==> flow/design.v <==
package typedefs;
parameter NUM_OPS  = 32;
parameter WIDTH_OP = $clog2(NUM_OPS);
typedef enum logic[WIDTH_OP-1:0] {ALU_ADD , ALU_SUB , ALU_NOT , ALU_AND , ALU_OR , ALU_XOR , ALU_SLL , ALU_SRL , ALU_SLA , ALU_SRA , EQ , GRT , GTU , GTE , LTE , GEU , LEU, ALU_BSL} alu_opcode_t;
typedef enum logic[5:0] {
    ADD   = 6'b000000,
    SUB   = 6'b000001,
    NOT   = 6'b000010,
    AND   = 6'b000011,
    OR    = 6'b000100,
    XOR   = 6'b000101,
    SLL   = 6'b000110,
    SRL   = 6'b000111,
    SRA   = 6'b001000,
    ADDI  = 6'b001001,
    LUI   = 6'b001010,
    ANDI  = 6'b001011,
    ORI   = 6'b001100,
    XORI  = 6'b001101,
    BEQ   = 6'b001110,
    BNE   = 6'b001111,
    BLT   = 6'b010000,
    BGT   = 6'b010001,
    BGE   = 6'b010010,
    BLE   = 6'b010011,
    BLTU  = 6'b010100,
    BGTU  = 6'b010101,
    BGEU  = 6'b010110,
    BLEU  = 6'b010111,
    JAL   = 6'b011000,
    LW    = 6'b011001,
    SW    = 6'b011010,
    LAD   = 6'b011011,
    LOA   = 6'b011100
} opcode_t;
endpackage
module Mux2x1
( 
  input  [15:0] a   ,
  input  [15:0] b   ,
  input  sel ,
  output [15:0] out 
);
logic [15:0] aux;
assign out = aux;
always_comb begin
        aux = (sel == 1'b1) ? b : a;
end
endmodule
module Reg
#(
    parameter WIDTH = 16
)
(
    input  [WIDTH-1:0]  in,
    input               clk,
    input               rst,
    output [WIDTH-1:0]  out
);
logic [WIDTH-1:0] aux;
assign out = aux;
always_ff @(posedge clk or negedge rst) begin
    if (!rst) begin
        aux <= '0;
    end
    else begin
        aux <= in;
    end
end
endmodule
module RegFile
#(
    parameter WIDTH = 16,
    parameter DEPTH = 32,
    parameter ADDR_SIZE = $clog2(DEPTH)
)
(
    input  [ADDR_SIZE-1:0] a1,
    input  [ADDR_SIZE-1:0] a2,
    input  [WIDTH-1:0]     wdata,
    input                  we,
    input                  clk,
    input                  rst,
    output [WIDTH-1:0]     rd1,
    output [WIDTH-1:0]     rd2
);
logic [WIDTH-1:0] file [DEPTH-1:0];  
logic [WIDTH-1:0] out1, out2;
assign rd1 = out1;
assign rd2 = out2;
always_comb begin
	out1 = file[a1];
	out2 = file[a2];
end
always_ff @(negedge clk or negedge rst) begin
    if (!rst) begin
        integer i;
        for (i = 0; i < DEPTH; i = i + 1) begin
            file[i] <= '0;
        end
    end else if (we) begin
        file[a2] <= wdata;
    end
end
endmodule
import typedefs::*;
module ALU
#(
    parameter WIDTH    = 16
)
(
    input  [WIDTH-1:0]    a     ,
    input  [WIDTH-1:0]    b     ,
    input  typedefs::alu_opcode_t       opcode,
    output [WIDTH-1:0]    out   ,
    output                comp
);
logic [WIDTH-1:0] aux_out;
logic             aux_comp;
assign out = aux_out;
assign comp = aux_comp;
always_comb begin
    case (opcode)
        ALU_ADD : begin
            aux_out = (a + b);
            aux_comp = '0;
        end
        ALU_SUB : begin
            aux_out = (a - b);
            aux_comp = '0;
        end
        ALU_NOT : begin
            aux_out = ~a;
            aux_comp = '0;
        end
        ALU_AND : begin
            aux_out = (a & b);
            aux_comp = '0;
        end
        ALU_OR  : begin
            aux_out = (a | b);
            aux_comp = '0;
        end
        ALU_XOR : begin
            aux_out = (a ^ b);
            aux_comp = '0;
        end
        ALU_SLL : begin
            aux_out = (a << b);
            aux_comp = '0;
        end
        ALU_SRL : begin
            aux_out = (a >> b);
            aux_comp = '0;
        end
        ALU_SLA : begin
            aux_out = (a <<< b);
            aux_comp = '0;
        end
        ALU_SRA : begin
            aux_out = (a >>> b);
            aux_comp = '0;
        end
        EQ  : begin
            aux_out = '0;
            aux_comp = (signed'(a) == signed'(b)) ? '1 : '0;
        end
        GRT : begin
            aux_out = '0;
            aux_comp = (signed'(a) > signed'(b)) ? '1 : '0;
        end
        GTU : begin
            aux_out = '0;
            aux_comp = (a > b) ? '1 : '0;
        end
        GTE : begin
            aux_out = '0;
            aux_comp = (signed'(a) >= signed'(b)) ? '1 : '0;
        end
        LTE : begin
            aux_out = '0;
            aux_comp = (signed'(a) <= signed'(b)) ? '1 : '0;
        end
        GEU : begin
            aux_out = '0;
            aux_comp = (a >= b) ? '1 : '0;
        end
        LEU : begin
            aux_out = '0;
            aux_comp = (a <= b) ? '1 : '0;
        end
		  ALU_BSL : begin		 
            aux_out = (b << 8);
            aux_comp = '0;
        end
        default : begin
            aux_out = '0;
            aux_comp = '0;
        end
    endcase
end
endmodule
import typedefs::*;
module Controller
(
    input  logic        clk       ,
    input  typedefs::opcode_t     op        ,
    input  logic        comp      ,
    output logic        sel_PC    ,
    output logic        sum_imm   ,
    output logic        store_pc  ,
    output logic        reg_we    ,
    output logic        alu_imm   ,
    output typedefs::alu_opcode_t alu_ctrl  ,
    output logic        alu_bypass,
	 output logic			alu_feedback_in,
    output logic        mem_we    ,
    output logic        mem_bypass
);
always_comb begin
    case(op)
        ADD  : begin
            sel_PC     = '0;
            sum_imm    = '0;
            store_pc   = '0;
            reg_we     = '0;
            alu_imm    = '0;
            alu_ctrl   = ALU_ADD;
            alu_bypass = '0;
				alu_feedback_in = '0;
            mem_we     = '0;
            mem_bypass = '0;        
        end
        SUB  : begin
            sel_PC     = '0;
            sum_imm    = '0;
            store_pc   = '0;
            reg_we     = '0;
            alu_imm    = '0;
            alu_ctrl   = ALU_SUB;
            alu_bypass = '0;
				alu_feedback_in = '0;
            mem_we     = '0;
            mem_bypass = '0;        
        end
        NOT : begin
            sel_PC     = '0;
            sum_imm    = '0;
            store_pc   = '0;
            reg_we     = '0;
            alu_imm    = '0;
            alu_ctrl   = ALU_NOT;
            alu_bypass = '0;
				alu_feedback_in = '0;
            mem_we     = '0;
            mem_bypass = '0;        
        end
        AND  : begin
            sel_PC     = '0;
            sum_imm    = '0;
            store_pc   = '0;
            reg_we     = '0;
            alu_imm    = '0;
            alu_ctrl   = ALU_AND;
            alu_bypass = '0;
				alu_feedback_in = '0;
            mem_we     = '0;
            mem_bypass = '0;        
        end
        OR   : begin
            sel_PC     = '0;
            sum_imm    = '0;
            store_pc   = '0;
            reg_we     = '0;
            alu_imm    = '0;
            alu_ctrl   = ALU_OR;
            alu_bypass = '0;
				alu_feedback_in = '0;
            mem_we     = '0;
            mem_bypass = '0;        
        end
        XOR  : begin
            sel_PC     = '0;
            sum_imm    = '0;
            store_pc   = '0;
            reg_we     = '0;
            alu_imm    = '0;
            alu_ctrl   = ALU_XOR;
            alu_bypass = '0;
				alu_feedback_in = '0;
            mem_we     = '0;
            mem_bypass = '0;        
        end
        SLL  : begin
            sel_PC     = '0;
            sum_imm    = '0;
            store_pc   = '0;
            reg_we     = '0;
            alu_imm    = '0;
            alu_ctrl   = ALU_SLL;
            alu_bypass = '0;
				alu_feedback_in = '0;
            mem_we     = '0;
            mem_bypass = '0;        
        end
        SRL  : begin
            sel_PC     = '0;
            sum_imm    = '0;
            store_pc   = '0;
            reg_we     = '0;
            alu_imm    = '0;
            alu_ctrl   = ALU_SRL;
            alu_bypass = '0;
				alu_feedback_in = '0;
            mem_we     = '0;
            mem_bypass = '0;        
        end
        SRA  : begin
            sel_PC     = '0;
            sum_imm    = '0;
            store_pc   = '0;
            reg_we     = '0;
            alu_imm    = '0;
            alu_ctrl   = ALU_SRA;
            alu_bypass = '0;
				alu_feedback_in = '0;
            mem_we     = '0;
            mem_bypass = '0;        
        end
        ADDI : begin
            sel_PC     = '0;
            sum_imm    = '0;
            store_pc   = '0;
            reg_we     = '0;
            alu_imm    = '1;
            alu_ctrl   = ALU_ADD;
            alu_bypass = '0;
				alu_feedback_in = '1;
            mem_we     = '0;
            mem_bypass = '0;        
        end
        LUI  : begin
            sel_PC     = '0;
            sum_imm    = '0;
            store_pc   = '0;
            reg_we     = '0;
            alu_imm    = '1;
            alu_ctrl   = ALU_BSL;
            alu_bypass = '0;
				alu_feedback_in = '0;
            mem_we     = '0;
            mem_bypass = '0;        
        end
        ANDI : begin
            sel_PC     = '0;
            sum_imm    = '0;
            store_pc   = '0;
            reg_we     = '0;
            alu_imm    = '1;
            alu_ctrl   = ALU_AND;
            alu_bypass = '0;
				alu_feedback_in = '1;
            mem_we     = '0;
            mem_bypass = '0;        
        end
        ORI  : begin
            sel_PC     = '0;
            sum_imm    = '0;
            store_pc   = '0;
            reg_we     = '0;
            alu_imm    = '1;
            alu_ctrl   = ALU_OR;
            alu_bypass = '0;
				alu_feedback_in = '1;
            mem_we     = '0;
            mem_bypass = '0;        
        end
        XORI : begin
            sel_PC     = '0;
            sum_imm    = '0;
            store_pc   = '0;
            reg_we     = '0;
            alu_imm    = '1;
            alu_ctrl   = ALU_XOR;
            alu_bypass = '0;
				alu_feedback_in = '1;
            mem_we     = '0;
            mem_bypass = '0;        
        end
        BEQ  : begin
            sel_PC     = '0;
            if(comp == '1) 
                sum_imm = '1;
            else
                sum_imm = '0;
            store_pc   = '0;
            reg_we     = '0;
            alu_imm    = '0;
            alu_ctrl   = EQ;
				alu_feedback_in = '0;
            alu_bypass = '0;
            mem_we     = '0;
            mem_bypass = '0;
        end
        BNE  : begin
            sel_PC     = '0;
            if(comp == '0) 
                sum_imm = '1;
            else
                sum_imm = '0;
            store_pc   = '0;
            reg_we     = '0;
            alu_imm    = '0;
            alu_ctrl   = EQ;
				alu_feedback_in = '0;
            alu_bypass = '0;
            mem_we     = '0;
            mem_bypass = '0;
        end
        BGT  : begin
            sel_PC     = '0;
            if(comp == '1) 
                sum_imm = '1;
            else
                sum_imm = '0;
            store_pc   = '0;
            reg_we     = '0;
            alu_imm    = '0;
            alu_ctrl   = GRT;
				alu_feedback_in = '0;
            alu_bypass = '0;
            mem_we     = '0;
            mem_bypass = '0;
        end
        BLT  : begin
            sel_PC     = '0;
            if(comp == '0) 
                sum_imm = '1;
            else
                sum_imm = '0;
            store_pc   = '0;
            reg_we     = '0;
            alu_imm    = '0;
            alu_ctrl   = GRT;
				alu_feedback_in = '0;
            alu_bypass = '0;
            mem_we     = '0;
            mem_bypass = '0;
        end
        BGE  : begin
            sel_PC     = '0;
            if(comp == '1) 
                sum_imm = '1;
            else
                sum_imm = '0;
            store_pc   = '0;
            reg_we     = '0;
            alu_imm    = '0;
            alu_ctrl   = GTE;
				alu_feedback_in = '0;
            alu_bypass = '0;
            mem_we     = '0;
            mem_bypass = '0;
        end
        BLE : begin
            sel_PC     = '0;
            if(comp == '1) 
                sum_imm = '1;
            else
                sum_imm = '0;
            store_pc   = '0;
            reg_we     = '0;
            alu_imm    = '0;
            alu_ctrl   = LTE;
				alu_feedback_in = '0;
            alu_bypass = '0;
            mem_we     = '0;
            mem_bypass = '0;
        end
        BGTU : begin
            sel_PC     = '0;
            if(comp == '1) 
                sum_imm = '1;
            else
                sum_imm = '0;
            store_pc   = '0;
            reg_we     = '0;
            alu_imm    = '0;
            alu_ctrl   = GTU;
				alu_feedback_in = '0;
            alu_bypass = '0;
            mem_we     = '0;
            mem_bypass = '0;
        end
        BLTU : begin
            sel_PC     = '0;
            if(comp == '0) 
                sum_imm = '1;
            else
                sum_imm = '0;
            store_pc   = '0;
            reg_we     = '0;
            alu_imm    = '0;
            alu_ctrl   = GTU;
				alu_feedback_in = '0;
            alu_bypass = '0;
            mem_we     = '0;
            mem_bypass = '0;
        end
        BGEU : begin
            sel_PC     = '0;
            if(comp == '1) 
                sum_imm = '1;
            else
                sum_imm = '0;
            store_pc   = '0;
            reg_we     = '0;
            alu_imm    = '0;
            alu_ctrl   = GEU;
				alu_feedback_in = '0;
            alu_bypass = '0;
            mem_we     = '0;
            mem_bypass = '0;
        end
        BLEU : begin
            sel_PC     = '0;
            if(comp == '1) 
                sum_imm = '1;
            else
                sum_imm = '0;
            store_pc   = '0;
            reg_we     = '0;
            alu_imm    = '0;
            alu_ctrl   = LEU;
				alu_feedback_in = '0;
            alu_bypass = '0;
            mem_we     = '0;
            mem_bypass = '0;
        end
        JAL  : begin
            sel_PC     = '1;
            sum_imm    = '0;
            store_pc   = '1;
            reg_we     = '1;
            alu_imm    = '0;
            alu_ctrl   = ALU_ADD;
            alu_bypass = '0;
				alu_feedback_in = '0;
            mem_we     = '0;
            mem_bypass = '0;
        end
        LW   : begin
            sel_PC     = '0;
            sum_imm    = '0;
            store_pc   = '0;
            reg_we     = '1;
            alu_imm    = '0;
            alu_ctrl   = ALU_ADD;
            alu_bypass = '0;
				alu_feedback_in = '0;
            mem_we     = '0;
            mem_bypass = '0;
        end
        SW   : begin
            sel_PC     = '0;
            sum_imm    = '0;
            store_pc   = '0;
            reg_we     = '0;
            alu_imm    = '0;
            alu_ctrl   = ALU_ADD;
            alu_bypass = '0;
				alu_feedback_in = '0;
            mem_we     = '1;
            mem_bypass = '0;
        end
        LAD  : begin
            sel_PC     = '0;
            sum_imm    = '0;
            store_pc   = '0;
            reg_we     = '1;
            alu_imm    = '0;
            alu_ctrl   = ALU_ADD;
            alu_bypass = '0;
				alu_feedback_in = '0;
            mem_we     = '0;
            mem_bypass = '1;
        end
        LOA  : begin
            sel_PC     = '0;
            sum_imm    = '0;
            store_pc   = '0;
            reg_we     = '0;
            alu_imm    = '0;
            alu_ctrl   = ALU_ADD;
            alu_bypass = '1;
				alu_feedback_in = '0;
            mem_we     = '0;
            mem_bypass = '0;
        end
        default : begin
            sel_PC     = '0;
            sum_imm    = '0;
            store_pc   = '0;
            reg_we     = '0;
            alu_imm    = '0;
            alu_ctrl   = ALU_ADD;
            alu_bypass = '0;
				alu_feedback_in = '0;
            mem_we     = '0;
            mem_bypass = '0;
        end
    endcase
end
endmodule
import typedefs::*;
module SingleCycle_Top
(
	input				CLK	,
	input				RST	,
	output [9:0]	IMEM_ADDR	,
	input	 [15:0]	IMEM_RDATA	,
	output [9:0]	DMEM_ADDR	,
	output [15:0]	DMEM_WDATA	,
	output			DMEM_WE		,
	input	 [15:0]	DMEM_RDATA
);
	wire [15:0] sel_pc_out;
	wire [15:0] pc_out;
	wire [15:0] im_out;
	wire [15:0] alu_in;
	wire [15:0] rd1;
	wire [15:0] rd2;
	wire [15:0] alu_imm_out;
	wire [15:0] alu_out;
	wire [15:0] alu_bypass_out;
	wire [15:0] aux_out;
	wire [15:0] mem_out;
	wire [15:0] mem_bypass_out;
	wire [15:0] store_pc_out;
	wire [15:0] sum_imm_out;
	wire               comp;
	wire               sel_pc;    
	wire               sum_imm;   
	wire               store_pc;  
	wire               reg_we;    
	wire               alu_imm;   
	typedefs::alu_opcode_t alu_ctrl;  
	wire               alu_bypass;
	wire					 alu_feedback_in;
	wire               mem_we;    
	wire               mem_bypass;
	Controller control_block(
		.clk(CLK), 
		.op(typedefs::opcode_t'(im_out[15:10])), 
		.comp(comp), 
		.sel_PC(sel_pc), 
		.sum_imm(sum_imm), 
		.store_pc(store_pc), 
		.reg_we(reg_we), 
		.alu_imm(alu_imm), 
		.alu_ctrl(alu_ctrl), 
		.alu_bypass(alu_bypass),
		.alu_feedback_in(alu_feedback_in),
		.mem_we(mem_we), 
		.mem_bypass(mem_bypass)
	);
	Mux2x1 feedback_mux(
		.a(rd1), 
		.b(aux_out), 
		.sel(alu_feedback_in), 
		.out(alu_in)
	);
	Mux2x1 pc_mux(
		.a(pc_out + sum_imm_out), 
		.b(aux_out), 
		.sel(sel_pc), 
		.out(sel_pc_out)
	);
	Mux2x1 sum_imm_mux(
		.a(16'h1), 
		.b(aux_out), 
		.sel(sum_imm), 
		.out(sum_imm_out)
	);
	Reg pc(
		.in(sel_pc_out), 
		.clk(CLK),
		.rst(RST), 
		.out(pc_out)
	);
	assign IMEM_ADDR = pc_out[9:0];
	assign im_out    = IMEM_RDATA;
	RegFile reg_file(
		.a1(im_out[9:5]), 
		.a2(im_out[4:0]), 
		.wdata(store_pc_out), 
		.we(reg_we), 
		.clk(CLK),
		.rst(RST),
		.rd1(rd1), 
		.rd2(rd2)
	);
	Mux2x1 alu_imm_mux(
		.a(rd2), 
		.b({8'h0, im_out[7:0]}), 
		.sel(alu_imm), 
		.out(alu_imm_out)
	);
	ALU my_alu(
		.a(alu_in), 
		.b(alu_imm_out), 
		.opcode(alu_ctrl), 
		.out(alu_out), 
		.comp(comp)
	);
	Mux2x1 alu_bypass_mux(
		.a(alu_out), 
		.b(alu_imm_out), 
		.sel(alu_bypass), 
		.out(alu_bypass_out)
	);
	Reg aux(
		.in(alu_bypass_out), 
		.clk(CLK), 
		.rst(RST),
		.out(aux_out)
	);
	assign DMEM_ADDR  = aux_out[9:0];
	assign DMEM_WDATA = rd2;
	assign DMEM_WE    = mem_we;
	assign mem_out    = DMEM_RDATA;
	Mux2x1 mem_bypass_mux(
		.a(mem_out), 
		.b(aux_out), 
		.sel(mem_bypass), 
		.out(mem_bypass_out)
	);
	Mux2x1 store_pc_mux(
		.a(mem_bypass_out), 
		.b(pc_out), 
		.sel(store_pc), 
		.out(store_pc_out)
	);
endmodule
# Reports on SingleCycle_Top
# The steps from the RTL of SingleCycle_Top to its reports follow in flow order.
# Line numbers count from 1 in the design file above.
# Operators carry their Yosys type and port widths (W data, S select, Z words).
# Cell names lack the library's common part.
# Not given: -
[design]
design = "SingleCycle_Top"
clock_port = "CLK"
library = "sky130hd"
corner = "tt_025C_1v80"

# Elaborated design
# Yosys after proc, flatten, opt, wreduce and memory -nomap, before mapping. Enables and synchronous resets that opt folds into registers are not counted as muxes. Print and check cells are not counted.
[op_classes]
cmp = 6
eq_ne = 108
n_addsub = 3
n_mux = 29
n_logic = 4
reduce_and_logical = 46
shifts = 4
[ops]
columns = ["operator", "n"]
rows = [
  ["$pmux W16 S32", 2],
  ["$pmux W16 S11", 1],
  ["$eq A5 B5 Y1 const B", 34],
  ["$eq A5 B4 Y1 const B", 24],
  ["$mux W16", 7],
  ["$pmux W5 S16", 1],
  ["$eq A6 B5 Y1 const B", 13],
  ["$reduce_and A2 Y1", 32],
  ["$eq A5 B3 Y1 const B", 12],
  ["$eq A6 B4 Y1 const B", 8],
  ["$add A16 B16 Y16", 2],
  ["$ge A16 B16 Y1", 2],
  ["$gt A16 B16 Y1", 2],
  ["$le A16 B16 Y1", 2],
  ["$eq A5 B2 Y1 const B", 6],
  ["$eq A6 B3 Y1 const B", 4],
  ["$sub A16 B16 Y16", 1],
  ["$eq A16 B16 Y1", 1],
  ["$and A16 B16 Y16", 1],
  ["$or A16 B16 Y16", 1],
  ["$xor A16 B16 Y16", 1],
  ["$shl A16 B16 Y16", 1],
  ["$shr A16 B16 Y16", 1],
  ["$sshl A16 B16 Y16", 1],
  ["$sshr A16 B16 Y16", 1],
  ["$not A16 Y16", 1],
  ["$mux W1", 16],
  ["$eq A5 B1 Y1 const B", 3],
]
# Not listed: further kinds 10, cells in them 19.
[bits]
register_bits = 544
output_inout_bits = 37
in_bits = 34
wordCells = 234

# Longest topological paths
# Depth = most cells in a row (Yosys ltp): at word level without a register or memory, in the mapped netlist without a sequential cell, where the memories' decode and read muxes count.
[logic_depth]
depth_word = 12
abc_area = 1
ltp_mapped = 51
depth_no_buf = 50

# Mapped cells and area
# Yosys stat after the flow's synthesis: flattened, memories mapped to cells. It holds for the ABC_AREA given above (unset counts as 0); a run with the other value may have another netlist.
# The area totals of this step are shown rounded.
[by_type]
columns = ["cell", "n", "type_area_um2"]
rows = [
  ["dfrtn_1", 512, 1.28E+04],
  ["nand2_1", 1586, 5953.21],
  ["o21ai_0", 652, 3263.13],
  ["nand3_1", 343, 1.72E+03],
  ["inv_1", 370, 1.39E+03],
  ["nor2_1", 339, 1272.47],
  ["nand4_1", 143, 894.608],
  ["clkbuf_1", 234, 878.342],
  ["dfrtp_1", 32, 800.768],
  ["ha_1", 63, 788.256],
  ["o22ai_1", 102, 638.112],
  ["a21oi_1", 67, 335.322],
  ["o2111ai_1", 26, 227.718],
  ["a221oi_1", 25, 218.96],
  ["a211oi_1", 27, 202.694],
  ["o211ai_1", 25, 187.68],
  ["buf_2", 36, 180.173],
  ["buf_4", 24, 180.173],
]
# Other cell types: 33; their cells: 199.
[synth_totals]
cells = 4805
ff_cells = 544
sequential_area_um2 = 14000
buffers = 310
yosys_area_um2 = 33000

# Settings and measured results of 3 stored flow runs for module SingleCycle_Top (sky130hd), not sorted in any way. The constraints put input and output delay at 20% of the set period each and load the outputs with 0.01 pF.
# The results are shown rounded.

[[run]]
name = "stored run 1"
[run.settings]
ABC_AREA = 1
CELL_PAD_IN_SITES_GLOBAL_PLACEMENT = 1
CORE_UTILIZATION = 56
GPL_ROUTABILITY_DRIVEN = 1
HOLD_SLACK_MARGIN = 0.29
MAX_ROUTING_LAYER = "met4"
MIN_ROUTING_LAYER = "met1"
SETUP_SLACK_MARGIN = 3.15
SLEW_MARGIN = 25
period_ns = 20.1
CAP_MARGIN = 20
CORE_MARGIN = 2
[run.results]
total_die_area_um2 = 61000
yosys.chip_area_um2 = 33000
timing.setup.ws_ns = 2.8
fin_hold_ws_ns = 0.43
final_cell_area_um2 = 37000
fin_tns_ns = 0.000

[[run]]
name = "stored run 2"
[run.settings]
ABC_AREA = 1
CAP_MARGIN = 40
CORE_ASPECT_RATIO = 1.73
CORE_UTILIZATION = 36
CTS_CLUSTER_SIZE = 98
HOLD_SLACK_MARGIN = 0.04
TNS_END_PERCENT = 95
period_ns = 21.2
CORE_MARGIN = 2
SLEW_MARGIN = 20
[run.results]
total_die_area_um2 = 95000
yosys.chip_area_um2 = 33000
timing.setup.ws_ns = 2.6
fin_hold_ws_ns = 0.43
final_cell_area_um2 = 38000
fin_tns_ns = 0.000

[[run]]
name = "stored run 3"
[run.settings]
ABC_AREA = 1
CAP_MARGIN = 25
CORE_ASPECT_RATIO = 1.81
CORE_MARGIN = 8
CORE_UTILIZATION = 36
CTS_CLUSTER_DIAMETER = 389
CTS_CLUSTER_SIZE = 21
GPL_ROUTABILITY_DRIVEN = 0
GPL_TIMING_DRIVEN = 0
HOLD_SLACK_MARGIN = 0.27
MIN_ROUTING_LAYER = "met2"
PLACE_DENSITY_LB_ADDON = 0.24
SLEW_MARGIN = 25
TNS_END_PERCENT = 75
period_ns = 10.8
[run.results]
outcome = "did not finish, routing stopped with GRT-0116"
